==> flow/design.v <==
`default_nettype none
module busBridge3
  (i_CLK,
   i_rst,
   i_dataRx,
   i_strobeRx,
   o_dataTx,
   i_strobeTx,
   i_strobeSync,
   o_busAddr,
   o_busData,
   i_busData,
   o_busWe,
   o_busRe,
   i_busAck  
   );
   input wire   i_CLK;      
   input wire   i_rst;  
   input wire [7:0] i_dataRx;
   input wire 	    i_strobeRx;  
   output wire [7:0] o_dataTx;
   input wire 	     i_strobeTx;  
   input wire 	     i_strobeSync;
   output reg [31:0] o_busAddr;
   output reg [31:0] o_busData;
   input wire [31:0] i_busData;
   output reg 	     o_busWe;   
   output reg 	     o_busRe;
   input wire 	     i_busAck;
   localparam STROBE_TX_DELAY = 32'd2;  
   reg 		     pendingRead;
   reg [15:0] 	     readMargin;
   reg [15:0] 	     readMarginMin;
   reg [31:0] 	     shiftIn;
   wire [31:0] 	     nextShiftIn = {i_dataRx, shiftIn[31:8]};
   reg [31:0] 	     shiftOut;
   wire [31:0] 	     nextShiftOut = {8'd0, shiftOut[31:8]};
   assign o_dataTx = shiftOut[7:0];
   localparam STATE_IDLE = 8'd0;
   localparam STATE_ADDRINC = 8'd1;
   localparam STATE_WORDWIDTH = 8'd2;
   localparam STATE_NWORDS = 8'd3;
   localparam STATE_ADDRWRITE = 8'd4;
   localparam STATE_WRITE = 8'd5;
   localparam STATE_ADDRREAD = 8'd6;
   localparam STATE_READ = 8'd7;
   localparam STATE_MARGIN = 8'd8;
   reg [1:0] 	     nRemMinusOne;
   reg [7:0] 	     state;
   reg [31:0] 	     addr;
   reg [7:0] 	     config_addrInc;
   reg [1:0] 	     config_wordwidthMinusOne;
   reg [15:0] 	     config_nWordsMinusOne;
   reg [15:0] 	     countNWords;
   task doRead(input [31:0] newAddr, input[15:0] paramCountMinusOne);
      begin
	 o_busRe <= 1'b1;
	 o_busAddr <= newAddr;
	 pendingRead <= 1'b1;
	 addr <= newAddr + {24'd0, config_addrInc};
	 readMargin <= 16'd0;	 
	 if (paramCountMinusOne == 16'd0) begin
	    state <= STATE_IDLE;
	    nRemMinusOne <= 2'd0;		 
	    countNWords <= 16'dx;		 
	 end else begin
	    countNWords <= paramCountMinusOne - 16'd1;
	    state <= STATE_READ;
	    nRemMinusOne <= config_wordwidthMinusOne;		 
	 end
      end
   endtask   
   always @(posedge i_CLK) begin
      o_busWe <= 1'b0;
      o_busRe <= 1'b0;      
      o_busAddr <= 32'bx;      
      o_busData <= 32'bx;      
      readMargin <= (readMargin == 16'hFFFF) ? readMargin : readMargin + 16'd1;
      if (i_strobeTx) begin
	 shiftOut 	<= nextShiftOut;
	 if (pendingRead)
	   readMarginMin <= 16'd0;  
	 else
	   readMarginMin <= readMargin < readMarginMin ? readMargin : readMarginMin;  
      end
      if (i_busAck & pendingRead) begin
	 shiftOut <= i_busData;
	 pendingRead <= 1'b0;
	 readMargin <= 16'd0;
      end
      if (i_strobeRx) begin
	 shiftIn <= nextShiftIn;
	 nRemMinusOne <= nRemMinusOne - 2'd1;
	 if (nRemMinusOne == 2'd0) begin
	    case (state)
	      STATE_IDLE: begin
		 case (i_dataRx)
		   STATE_ADDRWRITE: begin
		      state <= i_dataRx; 
		      nRemMinusOne <= 2'd3;
		   end
		   STATE_WRITE: begin
		      state <= i_dataRx;
		      countNWords <= config_nWordsMinusOne;
		      nRemMinusOne <= config_wordwidthMinusOne;      
		   end
		   STATE_ADDRREAD: begin
		      state <= i_dataRx; 
		      nRemMinusOne <= 2'd3;
		   end
		   STATE_ADDRINC: begin
		      state <= i_dataRx; 
		      nRemMinusOne <= 2'd0;
		   end
		   STATE_WORDWIDTH: begin 
		      state <= i_dataRx; 
		      nRemMinusOne <= 2'd0;
		   end
		   STATE_NWORDS: begin 
		      state <= i_dataRx; 
		      nRemMinusOne <= 2'd1;
		   end
		   STATE_READ: begin
		      doRead(addr, config_nWordsMinusOne);
		   end
		   STATE_MARGIN: begin
		      state <= i_dataRx; 
		      nRemMinusOne <= 2'd0;
		      if (pendingRead) begin
			 shiftOut <= 16'd0;
			 pendingRead <= 1'b0;
		      end else begin
			 shiftOut <= (readMarginMin < STROBE_TX_DELAY) ? 32'd0 : readMarginMin - STROBE_TX_DELAY;
		      end
		      readMarginMin <= 16'hFFFF;
		   end
		   default: begin 
		      state <= STATE_IDLE;
		      nRemMinusOne <= 2'd0;
		   end
		 endcase
	      end
	      STATE_ADDRWRITE: begin 
		 addr <= nextShiftIn;
		 state <= STATE_WRITE;
		 countNWords <= config_nWordsMinusOne;
		 nRemMinusOne <= config_wordwidthMinusOne;      
	      end
	      STATE_ADDRREAD: begin
		 doRead(nextShiftIn, config_nWordsMinusOne);
	      end
	      STATE_ADDRINC: begin 
		 config_addrInc <= nextShiftIn[31:24];
		 state <= STATE_IDLE;
		 nRemMinusOne <= 2'd0;
	      end
	      STATE_WORDWIDTH: begin
		 config_wordwidthMinusOne <= nextShiftIn[31:24];
		 state <= STATE_IDLE;
		 nRemMinusOne <= 2'd0;
	      end
	      STATE_NWORDS: begin
		 config_nWordsMinusOne <= nextShiftIn[31:16];
		 state <= STATE_IDLE;
		 nRemMinusOne <= 2'd0;
	      end
	      STATE_WRITE: begin
		 o_busWe <= 1'b1;
		 o_busAddr <= addr;		 
		 case (config_wordwidthMinusOne)
		   2'd0: o_busData <= {24'd0, nextShiftIn[31:24]};		   
		   2'd1: o_busData <= {16'd0, nextShiftIn[31:16]};
		   2'd2: o_busData <= {8'd0, nextShiftIn[31:8]};
		   2'd3: o_busData <= nextShiftIn;
		 endcase
		 addr <= addr + {24'd0, config_addrInc};
		 if (countNWords == 16'd0) begin
		    state <= STATE_IDLE;
		    nRemMinusOne <= 2'd0;		 
		    countNWords <= 16'dx;		 
		 end else begin
		    countNWords <= countNWords - 16'd1;
		    nRemMinusOne <= config_wordwidthMinusOne;		 
		 end
	      end
	      STATE_READ: begin
		 doRead(addr, countNWords);
	      end
	      STATE_MARGIN: begin
		 state <= STATE_IDLE;
		 nRemMinusOne <= 2'd0;		 	      
	      end
	      default: begin
		 state <= STATE_IDLE;
		 nRemMinusOne <= 2'd0;		 	      
	      end
	    endcase
	 end  
      end  
      if (i_strobeSync) begin
	 state <= STATE_IDLE;
	 nRemMinusOne <= 2'd0;
	 pendingRead <= 1'b0;	 
      end
      if (i_rst) begin
	 o_busWe <= 1'b0;
	 o_busRe <= 1'b0;
	 o_busAddr <= 32'd0;
	 pendingRead <= 1'b0;
	 readMargin <= 16'hFFFF;
	 readMarginMin <= 16'hFFFF;
	 shiftIn <= 32'd0;
	 shiftOut <= 32'd0;
	 nRemMinusOne <= 2'd0;
	 state <= STATE_IDLE;
	 addr <= 32'd0;
	 config_addrInc <= 8'd1;
	 config_wordwidthMinusOne <= 2'd3;
	 config_nWordsMinusOne <= 16'd0;
	 countNWords <= 16'd0;
      end
   end   
endmodule
### Tool chain data of busBridge3

The steps from the RTL of busBridge3 to its reports follow in flow order.
Lines are those of the file above, counted from 1.
Cell names lack the library's common part.
Not given: n/a

| inputs | value |
|---|---|
| design top | busBridge3 |
| clock port | i_CLK |
| cell library | sky130hd |
| timing corner | tt_025C_1v80 |

### Word level

Counts by Yosys on the flattened word-level netlist (proc, flatten, opt, wreduce; memories kept). Register bits leave out memories and registers merged into their read ports (data or address). Print and check cells are left out. Cells with the same type and inputs are merged into one.

| cells by class | value |
|---|---|
| bitwise gates (word level) | 3 |
| magnitude comparators | 2 |
| muxes and demuxes | 54 |
| reduce/logical cells | 19 |
| add/sub/neg operators | 7 |
| eq/ne operators | 22 |

Operators by type and width:

| cell | number |
|---|---|
| 32-bit two-way mux | 15 |
| 32-bit parallel mux with 4-bit select | 2 |
| 16-bit two-way mux | 14 |
| 32-bit parallel mux with 3-bit select | 1 |
| 32-bit by 8-bit adder with 32-bit output | 2 |
| 8-bit by 3-bit == test with 1-bit output (second input constant) | 8 |
| 16-bit parallel mux with 4-bit select | 1 |
| 16-bit parallel mux with 2-bit select | 2 |
| 8-bit parallel mux with 5-bit select | 1 |
| 16-bit by 1-bit subtractor with 16-bit output (second input constant) | 2 |
| 16-bit zero test | 2 |
| 8-bit by 2-bit == test with 1-bit output (second input constant) | 4 |
| 16-bit by 2-bit subtractor with 17-bit output (second input constant) | 1 |
| 16-bit by 1-bit adder with 16-bit output (second input constant) | 1 |
| 16-bit less-than comparator | 1 |
| 16-bit == test (second input constant) | 1 |
| 16-bit by 2-bit less-than comparator with 1-bit output (second input constant) | 1 |
| 8-bit by 1-bit == test with 1-bit output (second input constant) | 2 |
| 8-bit parallel mux with 2-bit select | 1 |
| 2-bit parallel mux with 4-bit select | 2 |
| 3-bit AND reduction | 4 |
| 2-bit OR reduction | 4 |
| 4-bit AND reduction | 2 |
| 8-bit by 4-bit == test with 1-bit output (second input constant) | 1 |
| 8-bit zero test | 1 |
| 8-bit two-way mux | 1 |
| 7-bit OR reduction | 1 |
| 3-bit two-way mux | 2 |

Other operator kinds: 14; their cells: 27.

| word-level totals | value |
|---|---|
| register bits | 247 |
| cells after elaboration | 123 |

### Longest topological paths

Yosys ltp: most cells in a row. Word level: on the elaborated netlist, between registers, memories and ports. Mapped: between sequential cells and ports; inverters and the memories' decode and read muxes count.

| logic depth | value |
|---|---|
| word-level depth | 8 |
| ABC_AREA | 0 |
| gate-level depth with buffers | 19 |

### Mapped cells and area

The flow's flattened synthesis, as Yosys stat reports it; memories are mapped. The netlist is that of the ABC_AREA named above (0 if unset); the other value can give another one.

| synthesis totals | value |
|---|---|
| buffer cells | 134 |
| synthesis area | 12998.7 sq um |
| sequential part of the area | 4784.6 sq um |
| cell count | 1588 |
| flip-flop cells | 239 |

Cells by type:

| cell | number | total area (sq um) |
|---|---|---|
| dfxtp_1 | 239 | 4.78E+03 |
| mux2i_1 | 108 | 1.08E+03 |
| nand2_1 | 169 | 634.358 |
| a21oi_1 | 115 | 575.552 |
| nor2_1 | 153 | 574.301 |
| o21ai_0 | 89 | 445.427 |
| clkbuf_1 | 101 | 379.114 |
| ha_1 | 28 | 350.336 |
| mux2_2 | 27 | 304.042 |
| xnor2_1 | 32 | 280.269 |
| a211oi_1 | 28 | 210.202 |
| nand3_1 | 41 | 205.197 |
| nor3_1 | 41 | 205.197 |
| nor4_1 | 31 | 193.936 |
| nand4_1 | 28 | 175.168 |
| xor2_1 | 19 | 166.41 |
| a31oi_1 | 23 | 143.888 |
| o221ai_1 | 16 | 140.134 |

Not listed: further types 64, cells in them 300.

### Worst setup path after synthesis

Source: OpenSTA report_checks on the synthesized netlist (no wires, ideal clock, input and output delay 20% of the period each), path of least setup slack; recovery checks are left aside. Register names are those of the netlist, which keeps one name where synthesis merged equal registers.

| timing path after synthesis | value |
|---|---|
| path type | register -> register |
| from | register state[0] |
| to | register addr[10] |
| data required time | 4867 ps |
| driving pins on the path | 19 |
| path buffers | 5 |
| arrival time | 4406 ps |
| path delay | 4539 ps |
| slack | 460 ps |
| launch time at the first pin | 0 ps |
| period | 5000 ps |
| synthesis period reached | 4540 ps |

"path delay" is the arrival time less input delay plus setup time.
"driving pins on the path": output pins that drive a net of the path, with the launching flip-flop's if there is one; two outputs of one cell count as two.
"synthesis period reached" = period - worst setup slack (recovery checks aside). The figure is calculated, with input and output delays left at 20% of the set period.
Between the ends stands the longest chain of elaborated cells between them, by number of cells; it is not shown to be the way that was timed. Of several equally long chains one is given.
Each line given opens the expression or statement behind the cell; cells for indexed reads and writes are added by Yosys, which also makes memories of some case tables.
A register here has more assigning lines than the two given.

| on the way, after synthesis | value |
|---|---|
| path through | dfxtp_1 clkbuf_1 nor4b_2 nand2_1 clkbuf_1 clkbuf_1 buf_1 clkbuf_1 nand2_1 nand2_1 ha_1 fa_1 a211oi_1 nor2_1 o41ai_1 a21o_1 mux2_2 a211oi_1 nor4_1 |
| length of the longest elaborated chain | 4 |

Ends and longest elaborated chain, after synthesis:

| element | RTL line | RTL |
|---|---|---|
| from (decl) | 49 | `reg [7:0] state;` |
| from (assign) | 99 | `state <= i_dataRx;` |
| from (assign) | 103 | `state <= i_dataRx;` |
| 8-bit by 3-bit == test with 1-bit output | 95 | `case (state)` |
| 2-bit OR reduction | n/a |  |
| 4-bit nonzero test | n/a |  |
| 4-bit AND reduction | n/a |  |
| to (assign) | 144 | `addr <= nextShiftIn;` |
| to (assign) | 176 | `addr <= addr + {24'd0, config_addrInc};` |
| to (decl) | 50 | `reg [31:0] addr;` |

### Timing after layout

Path of least setup slack in the final report of run 1 (OpenROAD, finished layout, wires in). Where an end is a register, its clock arrival counts in the times.
The report prints the path's times to 10 ps; the period is as set.

| timing path after layout | value |
|---|---|
| path type | register -> register |
| from | register state[3] |
| to | register addr[15] |
| period | 4490 ps |
| arrival time | 4850 ps |
| slack | 210 ps |
| launch time at the first pin | 600 ps |
| path buffers | 7 |
| driving pins on the path | 20 |
| data required time | 5060 ps |

Between the ends stands the longest chain of elaborated cells between them, by number of cells; it is not shown to be the way that was timed. Of several equally long chains one is given.
A register here has more assigning lines than the two given.

| on the way, after layout | value |
|---|---|
| path through | dfxtp_2 or4_4 buf_6 nor3_4 buf_6 clkbuf_8 buf_12 buf_6 nand2_1 nand2_1 ha_1 a21o_1 o21bai_4 buf_12 o21ai_4 or2_0 clkbuf_2 nor2_1 or4_1 a21oi_1 |
| length of the longest elaborated chain | 4 |

Ends and longest elaborated chain, after layout:

| element | RTL line | RTL |
|---|---|---|
| from (decl) | 49 | `reg [7:0] state;` |
| from (assign) | 99 | `state <= i_dataRx;` |
| from (assign) | 103 | `state <= i_dataRx;` |
| 8-bit by 3-bit == test with 1-bit output | 95 | `case (state)` |
| 2-bit OR reduction | n/a |  |
| 4-bit nonzero test | n/a |  |
| 4-bit AND reduction | n/a |  |
| to (assign) | 144 | `addr <= nextShiftIn;` |
| to (assign) | 176 | `addr <= addr + {24'd0, config_addrInc};` |
| to (decl) | 50 | `reg [31:0] addr;` |

Top module busBridge3; platform sky130hd; tools Yosys and OpenROAD; 5 stored runs in no particular order. Input and output delays are each 20% of the period that was set; the output load is 0.01 pF.
By "clock period achieved" is meant the clock period of the run minus its worst setup slack. This is arithmetic on one report: input and output delays are still those of the set period (20% each).
"worst setup path time": the worst setup path's part of the clock period (all of it between registers, 20% less for each end at a port) less its slack. A launch clock that arrives late makes it longer, a capture clock that arrives late makes it shorter.
"total power of the final layout" is the tool's figure for a default switching activity; nothing was simulated.
"worst setup path time" is given in steps of 10 ps.
Among the settings, -- means not set for that run.
Results: -- = not shown.

| run name | ABC_AREA | CAP_MARGIN | CELL_PAD_IN_SITES_GLOBAL_PLACEMENT | CORE_MARGIN | CORE_UTILIZATION | CTS_CLUSTER_DIAMETER | GPL_TIMING_DRIVEN | HOLD_SLACK_MARGIN | MAX_ROUTING_LAYER | MIN_ROUTING_LAYER | PLACE_DENSITY_LB_ADDON | SETUP_SLACK_MARGIN | SLEW_MARGIN | TNS_END_PERCENT | period_ns | GPL_ROUTABILITY_DRIVEN | CELL_PAD_IN_SITES_DETAIL_PLACEMENT | CORE_ASPECT_RATIO | PLACE_DENSITY | CTS_CLUSTER_SIZE | worst setup path time (ps) | class of the worst setup path | total die area (sq um) | setup total negative slack (ps) | post-synthesis cell area (sq um) | utilization (%) | total power of the final layout (uW) | lowest setup slack (ps) | clock period achieved (ps) | lowest hold slack (ps) | area of the standard cells in the finished layout (sq um) |
|---|---|---|---|---|---|---|---|---|---|---|---|---|---|---|---|---|---|---|---|---|---|---|---|---|---|---|---|---|---|---|---|
| run 1 | 0 | 15 | 1 | 2 | 25 | 266 | 0 | 0.21 | met4 | met2 | 0.1 | 0.11 | 25 | 20 | 4.49 | -- | -- | -- | -- | -- | 4280 | register -> register | 53835.6 | 0 | 12998.7 | 31.9 | 6406 | 205 | 4285 | 454 | 16408.2 |
| run 2 | -- | 0 | -- | 2 | 20 | -- | 1 | -- | -- | met2 | 0.3 | 0.02 | 20 | -- | 3.54 | 0 | -- | -- | -- | -- | 3510 | register -> register | 67049.9 | 0 | 12998.7 | 27.0 | 8497 | 30 | 3510 | 468 | 17375.4 |
| run 3 | 1 | 25 | -- | 10 | 45 | -- | 0 | -- | met4 | -- | -- | 0.24 | 20 | 5 | 2.9 | -- | 1 | 0.61 | 0.7 | -- | 3650 | register -> register | 36080.3 | -13842 | 12913.6 | 58.1 | 8668 | -753 | 3653 | 460 | 16425.8 |
| run 4 | 1 | 25 | -- | 10 | 45 | -- | 0 | -0.07 | met5 | -- | 0.22 | 0.47 | 0 | 55 | 2.9 | -- | 2 | 0.62 | -- | 12 | -- | -- | -- | -- | -- | -- | -- | -- | -- | -- | -- |
| run 5 | -- | 20 | -- | 2 | 40 | -- | -- | -- | -- | -- | -- | -- | 20 | -- | 4.4 | -- | -- | -- | -- | -- | 4030 | register -> register | 33955.4 | 0 | 12998.7 | 48.3 | 6316 | 370 | 4030 | 455 | 15590.0 |

Run 4: stopped before the end: placement reported DPL-0033
